==> flow/design.v <==
module S_AXI_LITE#(
		parameter integer S_AXI_LITE_SIZE = 5,
		parameter integer S_AXI_DATA_SIZE = 32 
		)(
		input S_AXI_ACLK,
		input S_AXI_ARESETN,
        input  [ 31 : 0] S_AXI_LITE_ARADDR,
        output S_AXI_LITE_ARREADY,
        input  S_AXI_LITE_ARVALID,
        output S_AXI_LITE_RVALID,
        input  S_AXI_LITE_RREADY,
        output [S_AXI_DATA_SIZE - 1: 0] S_AXI_LITE_RDATA,
        input  [ 31 : 0] S_AXI_LITE_AWADDR,
        output S_AXI_LITE_AWREADY,
        input  S_AXI_LITE_AWVALID,
        input  S_AXI_LITE_WVALID,
        output S_AXI_LITE_WREADY,
        input  [S_AXI_DATA_SIZE - 1: 0] S_AXI_LITE_WDATA,
        output S_AXI_LITE_BVALID,
        input S_AXI_LITE_BREADY
		);
		reg [S_AXI_DATA_SIZE - 1: 0] axi_reg0;
		reg [S_AXI_DATA_SIZE - 1: 0] axi_reg1;
		reg [S_AXI_DATA_SIZE - 1: 0] axi_reg2;
		reg [S_AXI_DATA_SIZE - 1: 0] axi_reg3;
		reg [S_AXI_DATA_SIZE - 1: 0] axi_reg4;
		reg [S_AXI_DATA_SIZE - 1: 0] axi_reg5;
        reg [ 31 : 0] axi_araddr ;
        reg [ 31 : 0] axi_awaddr ;
        reg [S_AXI_DATA_SIZE - 1: 0] axi_wdata;
        reg [S_AXI_DATA_SIZE - 1: 0] axi_rdata;
        reg awready;
        reg wready;
        reg awlatch;
        reg bvalid;
        reg axi_wen;
        reg axi_wack;
        reg arready;
        reg rvalid;
        reg axi_rvalid;
        assign S_AXI_LITE_AWREADY = awready;
        assign S_AXI_LITE_WREADY  = wready;
        assign S_AXI_LITE_BVALID = bvalid;
        assign S_AXI_LITE_ARREADY = arready;
        assign S_AXI_LITE_RVALID = axi_rvalid;
        assign S_AXI_LITE_RDATA = axi_rdata;
        always@(posedge S_AXI_ACLK)
          if(S_AXI_ARESETN == 'b0)
            bvalid <= 0;
          else if(S_AXI_LITE_BREADY && ~bvalid)
            bvalid <= 'b1;
          else
            bvalid <= 'b0;
        always@(posedge S_AXI_ACLK)
          if(S_AXI_ARESETN == 'b0)
            awready <= 'b0;
          else if(S_AXI_LITE_AWVALID && S_AXI_LITE_WVALID && ~awready)
            awready <= 'b1;
          else if(wready)
            awready <= 'b0;
          else
            awready <= awready;
        always@(posedge S_AXI_ACLK)
            if(S_AXI_ARESETN == 'b0)
                axi_awaddr <= 0;
            else if (awready)
                axi_awaddr <= S_AXI_LITE_AWADDR;
            else
                axi_awaddr <= axi_awaddr;
        always@(posedge S_AXI_ACLK)
          if(S_AXI_ARESETN == 'b0)
            wready <= 0;
          else if(S_AXI_LITE_WVALID && ~wready && awready)
            wready <= 'b1;
          else
            wready <= 'b0;
        always@(posedge S_AXI_ACLK)
          if(S_AXI_ARESETN == 'b0) begin
            axi_wdata <= 0;
            axi_wen <= 0;
          end else if(awready && wready) begin
            axi_wdata <= S_AXI_LITE_WDATA;
            axi_wen <= 'b1;
          end else if(axi_wen)
            axi_wen <= 'b0;
          else begin
            axi_wdata <= axi_wdata;
            axi_wen <= axi_wen;
          end
        always@(posedge S_AXI_ACLK)
          if(S_AXI_ARESETN == 'b0)begin
		    axi_reg0 <= 0;
		    axi_reg1 <= 0;
		    axi_reg2 <= 0;
		    axi_reg3 <= 0;
		    axi_reg4 <= 0;
		    axi_reg5 <= 0;
		  end else if (axi_awaddr[ S_AXI_LITE_SIZE - 1 :0] == 5'd0)begin
            if(axi_wen) begin
             axi_reg0<= axi_wdata;
             axi_wack <= 'b1;
            end else begin
             axi_reg0<= axi_reg0;
             axi_wack <= 'b0;
            end
		  end else if (axi_awaddr[ S_AXI_LITE_SIZE - 1 :0] == 5'd4)begin
            if(axi_wen) begin
             axi_reg1<= axi_wdata;
             axi_wack <= 'b1;
            end else begin
             axi_reg1<= axi_reg1;
             axi_wack <= 'b0;
            end
		  end else if (axi_awaddr[ S_AXI_LITE_SIZE - 1 :0] == 5'd8)begin
            if(axi_wen) begin
             axi_reg2<= axi_wdata;
             axi_wack <= 'b1;
            end else begin
             axi_reg2<= axi_reg2;
             axi_wack <= 'b0;
            end
		  end else if (axi_awaddr[ S_AXI_LITE_SIZE - 1 :0] == 5'd12)begin
            if(axi_wen) begin
             axi_reg3<= axi_wdata;
             axi_wack <= 'b1;
            end else begin
             axi_reg3<= axi_reg3;
             axi_wack <= 'b0;
            end
		  end else if (axi_awaddr[ S_AXI_LITE_SIZE - 1 :0] == 5'd16)begin
            if(axi_wen) begin
             axi_reg4<= axi_wdata;
             axi_wack <= 'b1;
            end else begin
             axi_reg4<= axi_reg4;
             axi_wack <= 'b0;
            end
		  end else if (axi_awaddr[ S_AXI_LITE_SIZE - 1 :0] == 5'd20)begin
            if(axi_wen) begin
             axi_reg5<= axi_wdata;
             axi_wack <= 'b1;
            end else begin
             axi_reg5<= axi_reg5;
             axi_wack <= 'b0;
            end
		  end
        always@(posedge  S_AXI_ACLK)
          if(S_AXI_ARESETN == 'b0)
            arready <= 'b0;
          else if(S_AXI_LITE_ARVALID && ~arready)
            arready <= 'b1;
          else
            arready <= 'b0;
        always@(posedge S_AXI_ACLK)
          if(S_AXI_ARESETN == 'b0)
            axi_araddr <= 0;
          else if(arready)
            axi_araddr <= S_AXI_LITE_ARADDR;
          else
            axi_araddr <= axi_araddr;
        always@(posedge  S_AXI_ACLK)
          if(S_AXI_ARESETN == 'b0)
            rvalid <= 'b0;
          else if(arready && S_AXI_LITE_RREADY && ~rvalid)
            rvalid <= 'b1;
          else
            rvalid <= 'b0;
        always@(posedge S_AXI_ACLK)
          if(S_AXI_ARESETN == 'b0)begin
            axi_rvalid <= 'b0;
            axi_rdata <= 'b0;
		  end else if(axi_araddr[ S_AXI_LITE_SIZE - 1 :0] == 5'd0)begin
            if(rvalid)begin
              axi_rdata <= axi_reg0;
              axi_rvalid <= 'b1;
            end else begin
              axi_rvalid <= 'b0;
              axi_rdata <= axi_rdata;
            end
		  end else if(axi_araddr[ S_AXI_LITE_SIZE - 1 :0] == 5'd4)begin
            if(rvalid)begin
              axi_rdata <= axi_reg1;
              axi_rvalid <= 'b1;
            end else begin
              axi_rvalid <= 'b0;
              axi_rdata <= axi_rdata;
            end
		  end else if(axi_araddr[ S_AXI_LITE_SIZE - 1 :0] == 5'd8)begin
            if(rvalid)begin
              axi_rdata <= axi_reg2;
              axi_rvalid <= 'b1;
            end else begin
              axi_rvalid <= 'b0;
              axi_rdata <= axi_rdata;
            end
		  end else if(axi_araddr[ S_AXI_LITE_SIZE - 1 :0] == 5'd12)begin
            if(rvalid)begin
              axi_rdata <= axi_reg3;
              axi_rvalid <= 'b1;
            end else begin
              axi_rvalid <= 'b0;
              axi_rdata <= axi_rdata;
            end
		  end else if(axi_araddr[ S_AXI_LITE_SIZE - 1 :0] == 5'd16)begin
            if(rvalid)begin
              axi_rdata <= axi_reg4;
              axi_rvalid <= 'b1;
            end else begin
              axi_rvalid <= 'b0;
              axi_rdata <= axi_rdata;
            end
		  end else if(axi_araddr[ S_AXI_LITE_SIZE - 1 :0] == 5'd20)begin
            if(rvalid)begin
              axi_rdata <= axi_reg5;
              axi_rvalid <= 'b1;
            end else begin
              axi_rvalid <= 'b0;
              axi_rdata <= axi_rdata;
            end
			end else begin
              axi_rvalid <= 'b0;
              axi_rdata <= axi_rdata;
            end
endmodule
# Reports on S_AXI_LITE
# Tool output for the design above, in the order of the flow.
# Line numbers count from 1 in the design file above.
# Operators carry their Yosys type and port widths (W data, S select, Z words).
# Library cell names are shortened.
# Not given: -
[inputs]
top = "S_AXI_LITE"
clock_port = "S_AXI_ACLK"
lib = "sky130hd"
pvt_corner = "tt_025C_1v80"

# After elaboration
# Source: Yosys, flattened and elaborated, memories not mapped. Widths are those after wreduce. Registers that Yosys merges into a memory's read port (data or address) are not register bits. Print and check cells do not count. Equal cells are merged and count once.
[bits]
reg_bits = 273
input_bits = 103
out_inout_bits = 37
word_cells = 89
[classes]
equal = 16
mux = 26
n_logic = 10
reduce_and_logical = 20
[op_table]
columns = ["operator", "n"]
rows = [
  ["$mux W32", 12],
  ["$eq A5 B4 Y1 const B", 4],
  ["$eq A5 B5 Y1 const B", 4],
  ["$reduce_and A7 Y1", 2],
  ["$mux W1", 14],
  ["$ne A2 B2 Y1 const B", 6],
  ["$not A1 Y1", 10],
  ["$eq A5 B3 Y1 const B", 2],
  ["$logic_not A5 Y1", 2],
  ["$logic_and A1 B1 Y1", 9],
  ["$reduce_and A6 Y1", 1],
  ["$reduce_bool A6 Y1", 1],
  ["$reduce_and A5 Y1", 1],
  ["$reduce_and A4 Y1", 1],
  ["$reduce_and A3 Y1", 1],
  ["$reduce_and A2 Y1", 1],
  ["$reduce_bool A2 Y1", 1],
]

# Longest topological paths
# Depth = most cells in a row (Yosys ltp): at word level without a register or memory, in the mapped netlist without a sequential cell, where the memories' decode and read muxes count.
[depth]
depth_word = 7
abc_area = 0
mapped_depth = 7
mapped_depth_nobuf = 4

# Netlist
# The flow's flattened synthesis, as Yosys stat reports it; memories are mapped. The netlist is that of the ABC_AREA named above (0 if unset); the other value can give another one.
[mapped]
stdcells = 1391
synth_area_mm2 = 0.0111957
seq_area_mm2 = 0.0054652
flip_flops = 273
buffers = 130
[types]
columns = ["cell_type", "n", "area_total_um2"]
rows = [
  ["dfxtp_1", 273, 5.47E+03],
  ["nand2_1", 389, 1460.15],
  ["a21oi_1", 226, 1.13E+03],
  ["mux2i_1", 42, 420.403],
  ["clkbuf_1", 82, 307.795],
  ["a22o_1", 32, 280.269],
  ["o21ai_0", 50, 250.24],
  ["a211oi_1", 31, 232.723],
  ["o32ai_1", 21, 183.926],
  ["buf_2", 35, 175.168],
  ["nand3_1", 35, 175.168],
  ["nor2_1", 46, 172.666],
  ["and3_1", 26, 162.656],
  ["a21boi_0", 17, 127.622],
  ["o221ai_1", 9, 78.826],
  ["o22a_1", 9, 78.826],
  ["o211ai_1", 10, 75.072],
  ["a21boi_1", 5, 37.536],
]
# Other cell types: 31; their cells: 53.

# Path before layout
# Path of least setup slack by OpenSTA after synthesis, without wires, with an ideal clock, recovery checks aside; 20% of the period is set as input and as output delay. Where synthesis merged equal registers, the netlist keeps one of their names.
[synth_path]
path_type = "input -> register"
from = "input S_AXI_ARESETN"
to = "register axi_wdata[10]"
tclk_ns = 4.0
in_delay_ns = 0.800
setup_ns = 0.060
t_first_pin_ns = 0.800
arrival_time_ns = 1.869
required_ns = 3.940
slack_ns = 2.072
path_delay_ns = 1.129
driving_pins = 5
n_path_buf = 2
period_less_setup_slack_ns = 1.928
# "path_delay_ns" = arrival - input delay + setup time.
# "driving_pins" counts driving pins, that of a launching flip-flop among them; a cell with two outputs on the path counts twice.
# "period_less_setup_slack_ns" = period - worst setup slack (recovery checks aside). The figure is calculated, with input and output delays left at 20% of the set period.
# At most two assigning lines are given for a register; there are more.
[synth_via]
cell_sequence = "clkbuf_1 inv_2 a21oi_1 clkbuf_1 a22o_1"
[synth_lines]
columns = ["item", "line", "text"]
rows = [
  ["start, declared", 6, "input S_AXI_ARESETN,"],
  ["end, assigned", 79, "axi_wdata <= 0;"],
  ["end, assigned", 87, "axi_wdata <= axi_wdata;"],
  ["end, declared", 30, "reg [S_AXI_DATA_SIZE - 1: 0] axi_wdata;"],
]
# No chain of elaborated cells between the ends is given.

# Path in the finished layout
# From the final timing report of stored run 1: the path of least setup slack in the routed layout; clock arrival at registers is part of the times.
[layout_path]
path_type = "register -> register"
from = "register axi_araddr[4]"
to = "register axi_rdata[31]"
tclk_ns = 4.0
setup_ns = 0.14
t_first_pin_ns = 0.50
arrival_time_ns = 3.05
required_ns = 4.36
slack_ns = 1.32
driving_pins = 5
n_path_buf = 0
# Between the ends stands the longest chain of elaborated cells between them, by number of cells; it is not shown to be the way that was timed. Of several equally long chains one is given.
# A line is the first line of the expression or statement that the cell stems from. Yosys adds cells for indexed reads and writes and turns some case tables into memories.
# At most two assigning lines are given for a register; there are more.
[layout_via]
cell_sequence = "dfxtp_1 or4_2 or3_1 o2111ai_1 a31oi_1"
elab_chain_len = 7
cells_between = 20
lines_between = 6
cone_classes = "eq/ne (11); mux (6); reduce/logical (3)"
[layout_lines]
columns = ["item", "line", "text"]
rows = [
  ["start, assigned", 156, "axi_araddr <= 0;"],
  ["start, assigned", 160, "axi_araddr <= axi_araddr;"],
  ["$eq A5 B5 Y1", 212, "end else if(axi_araddr[ S_AXI_LITE_SIZE - 1 :0] == 5'd20)begin"],
  ["$mux W32", 212, ""],
  ["$mux W32", 204, "end else if(axi_araddr[ S_AXI_LITE_SIZE - 1 :0] == 5'd16)begin"],
  ["$mux W32", 196, "end else if(axi_araddr[ S_AXI_LITE_SIZE - 1 :0] == 5'd12)begin"],
  ["$mux W32", 188, "end else if(axi_araddr[ S_AXI_LITE_SIZE - 1 :0] == 5'd8)begin"],
  ["$mux W32", 180, "end else if(axi_araddr[ S_AXI_LITE_SIZE - 1 :0] == 5'd4)begin"],
  ["$mux W32", 172, "end else if(axi_araddr[ S_AXI_LITE_SIZE - 1 :0] == 5'd0)begin"],
  ["end, assigned", 174, "axi_rdata <= axi_reg0;"],
  ["end, assigned", 178, "axi_rdata <= axi_rdata;"],
  ["end, declared", 31, "reg [S_AXI_DATA_SIZE - 1: 0] axi_rdata;"],
]

# Top module S_AXI_LITE; platform sky130hd; tools Yosys and OpenROAD; 4 stored runs in no particular order. Input and output delays are each 20% of the period that was set; the output load is 0.01 pF.
# By "achieved_period_ns" is meant the clock period of the run minus its worst setup slack. This is arithmetic on one report: input and output delays are still those of the set period (20% each).
# "worst_path_allowed_less_slack_ns" is the time allowed to the run's worst setup path (the clock period less input and output delay, where it has them) less its slack. Clock arrival times count: a late capture clock shortens it, a late launch clock lengthens it.
# By "final_power_mw" is meant OpenSTA's value without simulated activity: inputs other than the clock are taken to toggle once in ten clock periods, and the tool carries that through the logic.

[[run]]
name = "stored run 1"
[run.settings]
CELL_PAD_IN_SITES_DETAIL_PLACEMENT = 1
CELL_PAD_IN_SITES_GLOBAL_PLACEMENT = 1
CTS_CLUSTER_DIAMETER = 354
SETUP_SLACK_MARGIN = 0.67
TNS_END_PERCENT = 5
period_ns = 4.0
CAP_MARGIN = 20
CORE_MARGIN = 2
CORE_UTILIZATION = 40
SLEW_MARGIN = 20
[run.results]
util_pct = 48.4
achieved_period_ns = 2.684
timing.setup.tns_ns = 0.000
synthesis_area_mm2 = 0.0111957
worst_hold_slack_ns = 0.423
final_power_mw = 6.220
worst_path_allowed_less_slack_ns = 2.68
worstPathKind = "register -> register"
setup_worst_slack_ns = 1.316
final_stdcell_area_mm2 = 0.0133991
design.die.area_mm2 = 0.0293437

[[run]]
name = "stored run 2"
[run.settings]
CAP_MARGIN = 5
CELL_PAD_IN_SITES_GLOBAL_PLACEMENT = 3
CORE_ASPECT_RATIO = 1.85
CORE_MARGIN = 10
CORE_UTILIZATION = 17
CTS_CLUSTER_DIAMETER = 398
HOLD_SLACK_MARGIN = 0.03
MAX_ROUTING_LAYER = "met4"
TNS_END_PERCENT = 85
period_ns = 2.64
SLEW_MARGIN = 20
[run.results]
util_pct = 21.3
achieved_period_ns = 2.278
timing.setup.tns_ns = 0.000
synthesis_area_mm2 = 0.0111957
worst_hold_slack_ns = 0.249
final_power_mw = 8.844
worst_path_allowed_less_slack_ns = 1.75
worstPathKind = "register -> output"
setup_worst_slack_ns = 0.362
final_stdcell_area_mm2 = 0.0139546
design.die.area_mm2 = 0.0770115

[[run]]
name = "stored run 3"
[run.settings]
CORE_UTILIZATION = 35
period_ns = 2.64
CAP_MARGIN = 20
CORE_MARGIN = 2
SLEW_MARGIN = 20
[run.results]
util_pct = 42.8
achieved_period_ns = 2.250
timing.setup.tns_ns = 0.000
synthesis_area_mm2 = 0.0111957
worst_hold_slack_ns = 0.423
final_power_mw = 9.151
worst_path_allowed_less_slack_ns = 1.72
worstPathKind = "register -> output"
setup_worst_slack_ns = 0.390
final_stdcell_area_mm2 = 0.0134979
design.die.area_mm2 = 0.0334341

[[run]]
name = "stored run 4"
[run.settings]
CAP_MARGIN = 5
CELL_PAD_IN_SITES_DETAIL_PLACEMENT = 2
CELL_PAD_IN_SITES_GLOBAL_PLACEMENT = 1
CORE_ASPECT_RATIO = 1.85
CORE_MARGIN = 9
CORE_UTILIZATION = 17
CTS_CLUSTER_DIAMETER = 271
GPL_TIMING_DRIVEN = 0
MAX_ROUTING_LAYER = "met4"
TNS_END_PERCENT = 85
period_ns = 2.64
SLEW_MARGIN = 20
[run.results]
util_pct = 21.5
achieved_period_ns = 2.383
timing.setup.tns_ns = 0.000
synthesis_area_mm2 = 0.0111957
worst_hold_slack_ns = 0.423
final_power_mw = 8.788
worst_path_allowed_less_slack_ns = 2.38
worstPathKind = "register -> register"
setup_worst_slack_ns = 0.257
final_stdcell_area_mm2 = 0.0139834
design.die.area_mm2 = 0.0758601
